==> flow/design.v <==
module top(clk, rst, start,i, socin1
  ,socin2
  ,socin3
  ,socin4,
  socout1
  ,socout2
  ,socout3
  ,socout4
  ,outReady);
  input i;
  input start;
  input clk;
  input rst;
  input socin1;
  input socin2;
  input socin3;
  input socin4;
  output socout1;
  output socout2;
  output socout3;
  output socout4;
  output outReady;
wire loadOut1
  ,loadOut2
  ,loadOut3
  ,loadOut4
  ,shft
  ,clrCount1
  ,loadDivide1
  ,loadDivide2
  ,loadMultiply
  ,divideDone1
  ,divideDone2
  ,multiplyDone
  ,ngtv
  ,loaded
  ,outDone;
  wire [1:0] sel2;
  CONTROLPATH z0 (
   loadOut1
  ,loadOut2
  ,loadOut3
  ,loadOut4
  ,shft
  ,clrCount1
  ,sel2
  ,loadDivide1
  ,loadDivide2
  ,loadMultiply
  ,divideDone1
  ,divideDone2
  ,multiplyDone
  ,ngtv
  ,loaded
  ,start
  ,clk
  ,rst
  ,outDone
);
 DATAPATH z1 (
   i
  ,clk
  ,rst
  ,socin1
  ,socin2
  ,socin3
  ,socin4
  ,shft
  ,loadOut1
  ,loadOut2
  ,loadOut3
  ,loadOut4
  ,clrCount1
  ,sel2
  ,loadDivide1
  ,loadDivide2
  ,loadMultiply
  ,socout1
  ,socout2
  ,socout3
  ,socout4
  ,divideDone1
  ,divideDone2
  ,multiplyDone
  ,outDone
  ,outReady
  ,loaded
  ,ngtv
);
endmodule
module CONTROLPATH(
   loadOut1
  ,loadOut2
  ,loadOut3
  ,loadOut4
  ,shft
  ,clrCount1
  ,sel2
  ,loadDivide1
  ,loadDivide2
  ,loadMultiply
  ,divideDone1
  ,divideDone2
  ,multiplyDone
  ,ngtv
  ,loaded
  ,start
  ,clk
  ,rst
  ,outDone
);
  input clk;
  input rst;
  input divideDone1;
  input divideDone2;
  input loaded;
  input multiplyDone;
  input ngtv;
  input start;
  input outDone;
  output reg loadOut1;
  output reg loadOut2;
  output reg loadOut3;
  output reg loadOut4;
  output reg clrCount1;
  output reg [1:0] sel2;
  output reg shft;
  output reg loadDivide1;
  output reg loadDivide2;
  output reg loadMultiply;
  reg [4:0] state;
  parameter S0=5'b00000,S1=5'b00001,S2=5'b00010,S3=5'b00011,S4=5'b00100,S5=5'b00101,S6=5'b00110,S7=5'b00111,S8=5'b01000,S9=5'b01001, S10=5'b01010,S11=5'b01011,S12=5'b01100,S13=5'b01101,S14=5'b01110,S15=5'b01111,S16=5'b10000,S17=5'b10001,S18=5'b10010,S19=5'b10011, S20=5'b10100,S21=5'b10101,S22=5'b10110,S23=5'b10111,S24=5'b11000,S25=5'b11001;
  always@(posedge clk)
    if(rst) state <= S0;
    else
    case(state)
      S0: if(start == 1) state <= S1;
      S1: state <= S2;  
      S2: if(loaded) begin if(!ngtv) state <= S3; else state <= S24; end  
      S3: state <= S4;  
      S4: if(divideDone2) state <= S5;  
      S5: state <= S6;  
      S6: if(multiplyDone) state <= S7;  
      S7: state <= S8;  
      S8: state <= S9;  
      S9: if(divideDone2) state <= S10;  
      S10: state <= S11;  
      S11: if(multiplyDone) state <= S12;  
      S12: state <= S13;  
      S13: state <= S14;  
      S14: if(divideDone2) state <= S15;  
      S15: state <= S16;  
      S16: if(multiplyDone) state <= S17;  
      S17: state <= S18;  
      S18: state <= S19;  
      S19: if(divideDone2) state <= S20;  
      S20: state <= S21;  
      S21: if(multiplyDone) state <= S22;  
      S22: state <= S23;  
      S23: if(outDone) state <= S0;
      S24: state <= S25;  
      S25: if(divideDone1) state <= S3;
  default: state <= S0;
    endcase
  always@(*)
    begin
      clrCount1    = (state==S1);
      loadDivide2  = (state==S3)|(state==S8)|(state==S13)|(state==S18);
      loadMultiply = (state==S5)|(state==S10)|(state==S15)|(state==S20);
      loadOut1     = (state==S7);
      loadOut2     = (state==S12);
      loadOut3     = (state==S17);
      loadOut4     = (state==S22);
      shft         = (state==S23);
      loadDivide1  = (state==S24);
      if(state>=S8 && state<=S12) sel2 = 2'd1;
      else if(state>=S13 && state<=S17) sel2 = 2'd2;
      else if(state>=S18 && state<=S23) sel2 = 2'd3;
      else sel2 = 2'd0;
    end
endmodule
module DATAPATH(
   i
  ,clk
  ,rst
  ,socin1
  ,socin2
  ,socin3
  ,socin4
  ,shft
  ,loadOut1
  ,loadOut2
  ,loadOut3
  ,loadOut4
  ,clrCount1
  ,sel2
  ,loadDivide1
  ,loadDivide2
  ,loadMultiply
  ,socout1
  ,socout2
  ,socout3
  ,socout4
  ,divideDone1
  ,divideDone2
  ,multiplyDone
  ,outDone
  ,outReady
  ,loaded
  ,ngtv
);
  input i;
  input clk;
  input rst;
  input socin1;
  input socin2;
  input socin3;
  input socin4;
  input loadOut1;
  input loadOut2;
  input loadOut3;
  input loadOut4;
  input shft;
  input clrCount1;
  input loadMultiply;
  input loadDivide1;
  input loadDivide2;
  input [1:0] sel2;
  output socout1;
  output ngtv;
  output loaded;
  output socout2;
  output socout3;
  output socout4;
  output divideDone1;
  output divideDone2;
  output outDone;
  output outReady;
  output multiplyDone;
  wire ld1;
  wire ld2;
  wire [12:0] current;
  wire [9:0] soc1;
  wire [9:0] soc2;
  wire [9:0] soc3;
  wire [9:0] soc4;
  wire [3:0] count;
  wire [10:0] soc_1;
  wire [10:0] soc_2;
  wire [10:0] soc_3;
  wire [10:0] soc_4;
  wire [43:0] mux_out;
  wire [12:0] sum_out;
  wire [25:0] multiplyOut;
  wire outDone1;
  wire outDone2;
  wire outDone3;
  wire outDone4;
  wire outReady1;
  wire outReady2;
  wire outReady3;
  wire outReady4;
  assign outReady = outReady1&outReady2&outReady3&outReady4;
  assign outDone  = outDone1&outDone2&outDone3&outDone4;
  assign loaded = !ld1;
  wire sel;
  assign sel = current[12];
  assign ngtv = current[12];
  wire [12:0] divideOut;
  wire [12:0] divideIn;
  wire divideDone11;
  wire divideDone12;
  wire divideDone13;
  wire divideDone14;
  wire s1;
  wire s2;
  wire s3;
  wire s4;
  wire [10:0] soc_11;
  wire [10:0] soc_22;
  wire [10:0] soc_33;
  wire [10:0] soc_44;
  assign s1 = |{1'b0,soc1};
  assign s2 = |{1'b0,soc2};
  assign s3 = |{1'b0,soc3};
  assign s4 = |{1'b0,soc4};
  assign divideDone1 = divideDone11&divideDone12&divideDone13&divideDone14;
  SIPO13     S1(current,i,clk,ld1);
  SIPO10     S2(soc1,socin1,clk,ld2);
  SIPO10     S3(soc2,socin2,clk,ld2);
  SIPO10     S4(soc3,socin3,clk,ld2);
  SIPO10     S5(soc4,socin4,clk,ld2);
  COUNTER1   A1(count,clk,clrCount1,rst);
  COMPARATOR C1(count,ld1,ld2);
  DIVIDER1    A2(soc_1,divideDone11,10'd1,soc1,loadDivide1,clk);
  DIVIDER1    A3(soc_2,divideDone12,10'd1,soc2,loadDivide1,clk);
  DIVIDER1    A4(soc_3,divideDone13,10'd1,soc3,loadDivide1,clk);
  DIVIDER1    A5(soc_4,divideDone14,10'd1,soc4,loadDivide1,clk);
  DIVIDER2    A6(divideIn,sum_out,divideOut,loadDivide2,clk,divideDone2);
  MUX1       M1({1'b0,soc1},{1'b0,soc2},{1'b0,soc3},{1'b0,soc4},soc_11,soc_22,soc_33,soc_44,mux_out,sel);
  MUX2       M2(mux_out[43:33],mux_out[32:22],mux_out[21:11],mux_out[10:0],divideIn[10:0],sel2);
  assign divideIn[12:11] = 2'b00;
  MUX3       M3(11'b0,soc_1,s1,soc_11);
  MUX3       M4(11'b0,soc_2,s2,soc_22);
  MUX3       M5(11'b0,soc_3,s3,soc_33);
  MUX3       M6(11'b0,soc_4,s4,soc_44);
  ADDER      W1(mux_out[43:33],mux_out[32:22],mux_out[21:11],mux_out[10:0],sum_out);
  BOOTH      B1(current,{1'b0,divideOut[12:1]},multiplyOut,loadMultiply,clk,multiplyDone);
  PISO       P1(multiplyOut[23:11],socout1,clk,rst,loadOut1,outDone1,outReady1,shft);
  PISO       P2(multiplyOut[23:11],socout2,clk,rst,loadOut2,outDone2,outReady2,shft);
  PISO       P3(multiplyOut[23:11],socout3,clk,rst,loadOut3,outDone3,outReady3,shft);
  PISO       P4(multiplyOut[23:11],socout4,clk,rst,loadOut4,outDone4,outReady4,shft);
endmodule
module SIPO13(d_out,d_in,clk,en);
  input d_in,clk,en;
  output [12:0] d_out;
  reg [12:0] out;
  assign d_out = out;
  always@(posedge clk)
    if(en)
    begin
      out[12] <= d_in;
      out[11:0] <= out[12:1];
    end
endmodule
module SIPO10(d_out,d_in,clk,en);  
  input d_in,clk,en;
  output [9:0] d_out;
  reg [9:0] out;
  assign d_out = out;
  always@(posedge clk)
    if(en)
    begin
      out[9] <= d_in;
      out[8:0] <= out[9:1];
    end
endmodule
module COUNTER1(d_out,clk,clr,rst);
  input clk,clr,rst;
  output reg [3:0] d_out;
  always@(posedge clk)
    begin
      if(rst)
        d_out <= 13;
      else if(clr)
        d_out <= 0;
      else if(d_out < 13)
        d_out <= d_out + 1;
    end
endmodule
module COMPARATOR(din,ld1,ld2);
  input [3:0] din;
  output ld1,ld2;
  assign ld1 = din<13;
  assign ld2 = din<10;
endmodule
module DIVIDER1(d_out,divideDone,numerator,denominator,load,clk);
  input [9:0] numerator,denominator;
  input load,clk;
  output divideDone;
  output [10:0] d_out;  
  reg [3:0] count;  
  reg [10:0] A;  
  reg [10:0] Q; 
  reg [9:0] M;  
  wire [10:0]AM;
  assign AM = A-M;
  assign d_out = Q;
  assign divideDone = (count==10);
  always@(posedge clk)
    begin
      if(load==1)
        begin
          count <= 0;
          A <= {1'b0,numerator};
          M <= denominator;
          Q <= 0;
        end
      else if(count < 11)
        begin
          count <= count +1 ;
          if(A<M)
            begin 
             Q <= Q << 1;
             A <= A << 1;
            end
          else
            begin
              Q <= {Q[9:0],1'b1};
              A <= {AM[9:0],1'b0};
            end
        end
    end
endmodule
module DIVIDER2(numerator,denominator,d_out,load,clk,divideDone);
  input [12:0] numerator,denominator;
  input load,clk;
  output [12:0] d_out;
  output divideDone;
  reg [12:0] Q;
  reg[13:0] A;
  reg [12:0] M;
  reg [3:0] count;
  wire [13:0] AM;
  assign AM = A-M;
  assign d_out = Q;
  assign divideDone = (count==13);
  always@(posedge clk)
    begin
      if(load)
        begin
          count <= 0;
          Q <= 0;
          M <= denominator;
          A <= {1'b0,numerator};
        end
      else if(count < 13)
        begin
          count <= count+1;
          if(A < M)
            begin
              Q <= Q << 1;
              A <= A << 1;
            end
          else 
            begin
              A <= {AM[12:0],1'b0};
              Q <= {Q[12:0],1'b1};
            end
         end
    end
endmodule
module ADDER(in1,in2,in3,in4,out);
  input [10:0] in1;
  input [10:0] in2;
  input [10:0] in3;
  input [10:0] in4;
  output reg [12:0] out;
  always@(*)
    out = {2'b00,in1}+{2'b00,in2}+{2'b00,in3}+{2'b00,in4};
endmodule
module MUX1(in1,in2,in3,in4,in5,in6,in7,in8,out,sel);
  input [10:0] in1;
  input [10:0] in2;
  input [10:0] in3;
  input [10:0] in4;
  input [10:0] in5;
  input [10:0] in6;
  input [10:0] in7;
  input [10:0] in8;
  input sel;
  output reg [43:0] out;
  always@(*)
    out = sel ? {in5,in6,in7,in8}:{in1,in2,in3,in4};
endmodule
module MUX2(in1,in2,in3,in4,out,sel);
  input [10:0] in1;
  input [10:0] in2;
  input [10:0] in3;
  input [10:0] in4;
  input [1:0] sel;
  output reg [10:0] out;
  always@(*)
    case(sel)
      2'b00: out[10:0] = in1[10:0];
      2'b01: out[10:0] = in2[10:0];
      2'b10: out[10:0] = in3[10:0];
      2'b11: out[10:0] = in4[10:0];
    endcase
endmodule
module MUX3(in1,in2,sel,out);
  input [10:0] in1;
  input [10:0] in2;
  input sel;
  output reg [10:0] out;
  always@(*)
    out = sel ? in2:in1;
endmodule
module BOOTH(in1,in2,out,load,clk,done);
  input [12:0] in1,in2;
  input clk,load;
  output [25:0] out;
  output done;
  reg [12:0] A;
  reg [12:0] Q;
  reg [12:0] M;
  wire [13:0] AM1;
  wire [13:0] AM2;
  assign AM1 = {A[12],A}+{M[12],M};
  assign AM2 = {A[12],A}-{M[12],M};
  assign out = {A,Q};
  reg [3:0] count;
  reg Q_1;
  assign done = (count==13);
  always@(posedge clk)
    begin
      if(load)
        begin
          count <= 0;
          A <= 0;
          M <= in1;
          Q <= in2;
          Q_1 <= 0;
        end
      else if(count < 13)
        begin
          count <= count + 1;
          if(in2 == 4096)
            begin
            A<= 0;
          	Q <= in1;
            end
          else if({Q[0],Q_1} == 2'b00 | {Q[0],Q_1} == 2'b11)
             begin
               A <= {A[12],A[12:1]};
               Q <= {A[0],Q[12:1]};
               Q_1 <= Q[0];
             end
          else if({Q[0],Q_1} == 2'b01)
            begin
              A <= AM1[13:1];
              Q <= {AM1[0],Q[12:1]};
              Q_1 <= Q[0];
            end
          else
            begin
              A <= AM2[13:1];
              Q <= {AM2[0],Q[12:1]};
              Q_1 <= Q[0];
            end
        end 
    end
endmodule
module PISO(d_in,d_out,clk,rst,load,done,ready,shft);
  input [12:0] d_in;
  input clk;
  input rst;
  input load;
  input shft;
  output d_out;
  output done;
  output ready;
  reg [12:0] out;
  reg [4:0] count;
  assign d_out = out[0];
  assign done = count==13;
  assign ready = !done;
  always@(posedge clk)
    begin
      if(rst)
        count <= 13;
      else if(load)
        begin
          out <= d_in;
          count <= 1;
        end
      else if(count < 13 & shft)
        begin
        count <= count+1;
          out <= out >>1;
        end
    end
endmodule
--- tool output ---
From RTL to reports: top
Tool output for the design above before and after an edit, in the order of the flow.
Lines under "unedited" count in the file above, lines under "edited" in the edited file.
"difference" is "edited" less "unedited", of the values as shown; "relative change" is that difference over "unedited", in percent.
Cell names lack the library's common part.
The mark - stands for no value.

design
  top = top
  clock = clk
  library = sky130hd
  corner = tt_025C_1v80

Edit of the RTL
The edit as a unified diff against the file above.
The edited RTL no longer does the same as the RTL above: the edit was made by script, with no optimisation intended.

begin of diff
@@ -167,5 +167,5 @@
       clrCount1    = (state==S1);
       loadDivide2  = (state==S3)|(state==S8)|(state==S13)|(state==S18);
-      loadMultiply = (state==S5)|(state==S10)|(state==S15)|(state==S20);
+      loadMultiply = (state>=S5)|(state==S10)|(state==S15)|(state==S20);
       loadOut1     = (state==S7);
       loadOut2     = (state==S12);
end of diff

After elaboration
Source: Yosys, flattened and elaborated, memories not mapped. Widths are those after wreduce. Registers that Yosys merges into a memory's read port (data or address) are not register bits. Print and check cells do not count. Equal cells are merged and count once.

storage and ports
  what                   unedited  edited  difference  relative change (%)
  register bits          366       366     0           0.00
  output and inout bits  5         5       0           0.00
  word-level cells       263       264     +1          +0.38
  input bits             8         8       0           0.00

operators by class
  what                        unedited  edited  difference  relative change (%)
  bitwise gates (word level)  22        22      0           0.00
  equal/unequal tests         52        52      0           0.00
  $add $sub $neg              21        21      0           0.00
  multiplexer cells           59        59      0           0.00
  reduce/logical cells        32        32      0           0.00
  $lt $le $gt $ge             23        24      +1          +4.35

operators by type and width
  cell                                                                          unedited  edited  difference  relative change (%)
  5-bit by 3-bit greater-or-equal comparator with 1-bit output with constant B  0         1       +1          -
  13-bit 2-to-1 mux                                                             14        14      0           0.00
  1-bit AND                                                                     13        13      0           0.00
  5-bit 2-to-1 mux                                                              13        13      0           0.00
  5-bit by 4-bit == test with 1-bit output with constant B                      12        12      0           0.00
  5-bit == test with constant B                                                 10        10      0           0.00
  4-bit 2-to-1 mux                                                              10        10      0           0.00
  2-bit by 1-bit inequality test with 1-bit output with constant B              10        10      0           0.00
  11-bit 2-to-1 mux                                                             9         9       0           0.00
  4-bit less-than comparator with constant B                                    8         8       0           0.00
  4-bit by 1-bit adder with 4-bit output with constant B                        7         7       0           0.00
  1-bit OR                                                                      7         7       0           0.00
  2-bit nonzero test                                                            7         7       0           0.00
  4-bit == test with constant B                                                 6         6       0           0.00
  1-bit 2-to-1 mux                                                              5         5       0           0.00
  2-bit AND reduction                                                           5         5       0           0.00
  2-bit OR reduction                                                            5         5       0           0.00
  5-bit by 1-bit adder with 5-bit output with constant B                        4         4       0           0.00
  5-bit by 3-bit == test with 1-bit output with constant B                      4         4       0           0.00
  1-bit zero test                                                               4         4       0           0.00
  11-bit by 10-bit less-than comparator with 1-bit output                       4         4       0           0.00
  5-bit by 4-bit less-than comparator with 1-bit output with constant B         4         4       0           0.00
  10-bit OR reduction                                                           4         4       0           0.00
  10-bit subtractor                                                             4         4       0           0.00
  2-bit == test with constant B                                                 3         3       0           0.00
  1-bit logical AND                                                             3         3       0           0.00
  2-bit 2-to-1 mux                                                              3         3       0           0.00
  13-bit by 11-bit adder with 13-bit output                                     2         2       0           0.00

The list need not be complete.

Logic depth
Yosys ltp: most cells in a row. Word level: on the elaborated netlist, between registers, memories and ports. Mapped: between sequential cells and ports; inverters and the memories' decode and read muxes count.

logic depth
  what                          unedited  edited  difference  relative change (%)
  word-level depth              8         8       0           0.00
  ABC_AREA                      0         0       -           -
  mapped depth                  21        23      +2          +9.52
  mapped depth without buffers  20        21      +1          +5.00

Mapped cells and area
Yosys stat after the flow's synthesis: flattened, memories mapped to cells. It holds for the ABC_AREA given above (unset counts as 0); a run with the other value may have another netlist.

cell types
  type      unedited  edited  difference  relative change (%)
  nor2_1    131       165     +34         +25.95
  o21ai_0   88        54      -34         -38.64
  a211oi_1  24        54      +30         +125.00
  nand2_1   202       176     -26         -12.87
  nor4_1    27        11      -16         -59.26
  nor2b_1   33        46      +13         +39.39
  mux2_1    0         12      +12         -
  mux2i_1   36        25      -11         -30.56
  o21ai_1   8         19      +11         +137.50
  a31oi_1   26        16      -10         -38.46
  or2_2     13        5       -8          -61.54
  inv_1     153       160     +7          +4.58
  nand2b_1  17        24      +7          +41.18
  buf_4     7         0       -7          -100.00
  buf_2     1         8       +7          +700.00
  nor3_1    39        45      +6          +15.38
  or3_1     15        9       -6          -40.00
  nand4_1   13        7       -6          -46.15

The list need not be complete.

mapped netlist
  what                   unedited  edited   difference  relative change (%)
  cells in the netlist   2021      1971     -50         -2.47
  flip-flop cells        387       387      0           0.00
  mapped area (um2)      20357.0   19976.7  -380.3      -1.87
  sequential area (um2)  9689.3    9689.3   0.0         0.00
  buffer cells           82        81       -1          -1.22

By module: a second synthesis without flattening, with its own total; a netlist apart from the flattened one above.

unflattened totals
  what                                           unedited  edited   difference  relative change (%)
  cell total of the unflattened synthesis        2124      2126     +2          +0.09
  area total of the unflattened synthesis (um2)  22566.6   22559.1  -7.5        -0.03

Each row is one instance without its submodules.

modules, unedited
  module       sequential area (um2)  area (um2)  times used  cells
  DIVIDER1     920.9                  1945.6      4           202
  PISO         490.5                  830.8       4           59
  BOOTH        1141.1                 3306.9      1           375
  DIVIDER2     1141.1                 2447.3      1           253
  SIPO10       300.3                  300.3       4           10
  ADDER        0.0                    1179.9      1           149
  CONTROLPATH  520.5                  892.1       1           94
  MUX1         0.0                    737.0       1           49
  MUX3         0.0                    172.7       4           12
  SIPO13       390.4                  390.4       1           13
  MUX2         0.0                    267.8       1           13
  COUNTER1     80.1                   207.7       1           22
  DATAPATH     0.0                    122.6       1           22
  COMPARATOR   0.0                    17.5        1           2
  top          0.0                    0.0         1           0

modules, edited
  module       sequential area (um2)  area (um2)  times used  cells
  DIVIDER1     920.9                  1945.6      4           202
  PISO         490.5                  830.8       4           59
  BOOTH        1141.1                 3306.9      1           375
  DIVIDER2     1141.1                 2447.3      1           253
  SIPO10       300.3                  300.3       4           10
  ADDER        0.0                    1179.9      1           149
  CONTROLPATH  520.5                  884.6       1           96
  MUX1         0.0                    737.0       1           49
  MUX3         0.0                    172.7       4           12
  SIPO13       390.4                  390.4       1           13
  MUX2         0.0                    267.8       1           13
  COUNTER1     80.1                   207.7       1           22
  DATAPATH     0.0                    122.6       1           22
  COMPARATOR   0.0                    17.5        1           2
  top          0.0                    0.0         1           0

Timing after synthesis
Path of least setup slack by OpenSTA after synthesis, without wires, with an ideal clock, recovery checks aside; 20% of the period is set as input and as output delay. Where synthesis merged equal registers, the netlist keeps one of their names.

timing path post-synthesis
  what                                 unedited                edited                  difference  relative change (%)
  path kind                            reg-to-reg              reg-to-reg              -           -
  from                                 register z1.S1.out[12]  register z1.S1.out[12]  -           -
  to                                   register z1.A6.M[12]    register z1.A6.M[12]    -           -
  arrival (ns)                         4.386                   4.782                   +0.396      +9.03
  path buffers                         2                       2                       0           0.00
  driving pins on the path             19                      24                      +5          +26.32
  path delay (ns)                      4.645                   5.053                   +0.408      +8.78
  clock period (ns)                    5.0                     5.0                     0.0         0.00
  setup slack (ns)                     0.355                   -0.053                  -0.408      -
  setup time (ns)                      0.259                   0.271                   +0.012      -
  data required time (ns)              4.741                   4.729                   -0.012      -0.25
  launch time at the first pin (ns)    0.000                   0.000                   0.000       -
  period reached after synthesis (ns)  4.645                   5.053                   +0.408      +8.78

"path delay" is the arrival time less input delay plus setup time.
"driving pins on the path": output pins that drive a net of the path, with the launching flip-flop's if there is one; two outputs of one cell count as two.
"period reached after synthesis" = period - worst setup slack (recovery checks aside). The figure is calculated, with input and output delays left at 20% of the set period.
Between the ends stands the longest chain of elaborated cells between them, by number of cells; it is not shown to be the way that was timed. Of several equally long chains one is given.
A line is the first line of the expression or statement that the cell stems from. Yosys adds cells for indexed reads and writes and turns some case tables into memories.

between the ends, post-synthesis, unedited
  path through = edfxtp_1 -> inv_1 -> clkbuf_1 -> clkbuf_1 -> a22o_1 -> ha_1 -> inv_1 -> fa_1 -> xor2_1 -> fa_1 -> inv_1 -> ha_1 -> a21o_1 -> a21oi_1 -> nand2b_1 -> a21boi_0 -> o41ai_1 -> o211ai_1 -> o31a_1
  cells in the longest elaborated chain = 4
  elaborated cells on any way between the ends = 4
  RTL lines with such cells = 2
  those cells by class = 3 x add/sub; 1 x mux

ends and longest elaborated chain, post-synthesis, unedited
  what                                                    line  RTL
  start, declared                                         317   reg [12:0] out;
  start, assigned                                         322   out[12] <= d_in;
  44-bit 2-to-1 mux                                       454   out = sel ? {in5,in6,in7,in8}:{in1,in2,in3,in4};
  11-bit by 11-bit adder with 12-bit output               440   out = {2'b00,in1}+{2'b00,in2}+{2'b00,in3}+{2'b00,in4};
  13-bit by 11-bit adder with 13-bit output (2 in a row)  440
  end, assigned                                           414   M <= denominator;
  end, declared                                           402   reg [12:0] M;

between the ends, post-synthesis, edited
  path through = edfxtp_1 -> buf_2 -> inv_1 -> clkbuf_1 -> a31oi_1 -> a22o_1 -> ha_1 -> inv_1 -> fa_1 -> inv_1 -> a21oi_1 -> maj3_1 -> xnor2_1 -> fa_1 -> inv_1 -> ha_1 -> inv_1 -> o21ai_0 -> a21oi_1 -> o21bai_1 -> a21oi_1 -> o21bai_1 -> a2111oi_0 -> nor3_1
  cells in the longest elaborated chain = 4
  elaborated cells on any way between the ends = 4
  RTL lines with such cells = 2
  those cells by class = 3 x add/sub; 1 x mux

ends and longest elaborated chain, post-synthesis, edited
  what                                                    line  RTL
  start, declared                                         317   reg [12:0] out;
  start, assigned                                         322   out[12] <= d_in;
  44-bit 2-to-1 mux                                       454   out = sel ? {in5,in6,in7,in8}:{in1,in2,in3,in4};
  11-bit by 11-bit adder with 12-bit output               440   out = {2'b00,in1}+{2'b00,in2}+{2'b00,in3}+{2'b00,in4};
  13-bit by 11-bit adder with 13-bit output (2 in a row)  440
  end, assigned                                           414   M <= denominator;
  end, declared                                           402   reg [12:0] M;

Path in the finished layout
From the final timing report of each run of pair A: the path of least setup slack in the routed layout; clock arrival at registers is part of the times.

timing path post-layout
  what                               unedited               edited                 difference  relative change (%)
  path kind                          reg-to-reg             reg-to-reg             -           -
  from                               register z1.S3.out[5]  register z1.S2.out[3]  -           -
  to                                 register z1.A6.M[11]   register z1.A6.M[11]   -           -
  data required time (ns)            5.11                   5.25                   +0.14       +2.74
  driving pins on the path           19                     18                     -1          -5.26
  clock period (ns)                  4.81                   4.81                   0.00        0.00
  launch time at the first pin (ns)  0.56                   0.57                   +0.01       +1.79
  setup time (ns)                    0.27                   0.13                   -0.14       -
  path buffers                       1                      1                      0           0.00
  arrival (ns)                       4.93                   5.07                   +0.14       +2.84
  setup slack (ns)                   0.17                   0.19                   +0.02       -

Between the ends stands the longest chain of elaborated cells between them, by number of cells; it is not shown to be the way that was timed. Of several equally long chains one is given.

between the ends, post-layout, unedited
  path through = edfxtp_1 -> nor4_2 -> a31oi_4 -> buf_6 -> a22o_1 -> ha_1 -> a21o_1 -> a21oi_2 -> nand2b_1 -> a21oi_1 -> o41a_1 -> a311oi_2 -> xor2_1 -> fa_1 -> inv_1 -> ha_4 -> nor2_1 -> a311oi_1 -> o311ai_1
  cells in the longest elaborated chain = 6
  elaborated cells on any way between the ends = 6
  RTL lines with such cells = 4
  those cells by class = 3 x add/sub; 2 x mux; 1 x reduce/logical

ends and longest elaborated chain, post-layout, unedited
  what                                                    line  RTL
  start, declared                                         329   reg [9:0] out;
  start, assigned                                         335   out[8:0] <= out[9:1];
  10-bit OR reduction                                     284   assign s2 = |{1'b0,soc2};
  11-bit 2-to-1 mux                                       477   out = sel ? in2:in1;
  44-bit 2-to-1 mux                                       454   out = sel ? {in5,in6,in7,in8}:{in1,in2,in3,in4};
  11-bit by 11-bit adder with 12-bit output               440   out = {2'b00,in1}+{2'b00,in2}+{2'b00,in3}+{2'b00,in4};
  13-bit by 11-bit adder with 13-bit output (2 in a row)  440
  end, assigned                                           414   M <= denominator;
  end, declared                                           402   reg [12:0] M;

between the ends, post-layout, edited
  path through = edfxtp_1 -> nor4_4 -> a31oi_2 -> buf_6 -> a22o_4 -> ha_1 -> a21o_1 -> a21oi_2 -> or3_1 -> and3_4 -> o31ai_4 -> xnor2_1 -> fa_1 -> inv_1 -> ha_1 -> or4_1 -> o311a_1 -> nand3_1
  cells in the longest elaborated chain = 6
  elaborated cells on any way between the ends = 6
  RTL lines with such cells = 4
  those cells by class = 3 x add/sub; 2 x mux; 1 x reduce/logical

ends and longest elaborated chain, post-layout, edited
  what                                                    line  RTL
  start, declared                                         329   reg [9:0] out;
  start, assigned                                         335   out[8:0] <= out[9:1];
  10-bit OR reduction                                     283   assign s1 = |{1'b0,soc1};
  11-bit 2-to-1 mux                                       477   out = sel ? in2:in1;
  44-bit 2-to-1 mux                                       454   out = sel ? {in5,in6,in7,in8}:{in1,in2,in3,in4};
  11-bit by 11-bit adder with 12-bit output               440   out = {2'b00,in1}+{2'b00,in2}+{2'b00,in3}+{2'b00,in4};
  13-bit by 11-bit adder with 13-bit output (2 in a row)  440
  end, assigned                                           414   M <= denominator;
  end, declared                                           402   reg [12:0] M;

Layout results
Both versions went through the flow (Yosys, OpenROAD) with the same settings in each pair. Constraints: input delay and output delay 20% of the set period each, output load 0.01 pF.

settings, pair A
  CORE_UTILIZATION = 40
  PLACE_DENSITY = 0.6
  period_ns = 4.81
  CAP_MARGIN = 20
  CORE_MARGIN = 2
  SLEW_MARGIN = 20

results, pair A
  what                                 unedited  edited   difference  relative change (%)
  synthesis area (um2)                 20357.0   19976.7  -380.3      -1.87
  total power after layout (uW)        17201     17364    +163        +0.95
  worst setup slack after layout (ns)  0.174     0.185    +0.011      -
  setup TNS (ns)                       0.000     0.000    0.000       -
  full die area (um2)                  52713.9   51744.9  -969.0      -1.84
  std-cell area (final layout) (um2)   22997.1   22680.5  -316.6      -1.38

settings, pair B
  ABC_AREA = 0
  CAP_MARGIN = 15
  CORE_ASPECT_RATIO = 0.64
  CORE_UTILIZATION = 48
  CTS_CLUSTER_SIZE = 12
  HOLD_SLACK_MARGIN = -0.0
  PLACE_DENSITY_LB_ADDON = 0.26
  period_ns = 3.43
  CORE_MARGIN = 2
  SLEW_MARGIN = 20

results, pair B
  what                                 unedited  edited   difference  relative change (%)
  synthesis area (um2)                 20357.0   19976.7  -380.3      -1.87
  total power after layout (uW)        27923     26656    -1267       -4.54
  worst setup slack after layout (ns)  -1.009    -1.044   -0.035      -
  setup TNS (ns)                       -6.839    -6.481   +0.358      -
  full die area (um2)                  44114.6   43306.9  -807.7      -1.83
  std-cell area (final layout) (um2)   23969.2   23421.2  -548.0      -2.29

"total power after layout" rests on the timing tool's default activity at the inputs, not on a simulated workload.
--- end ---
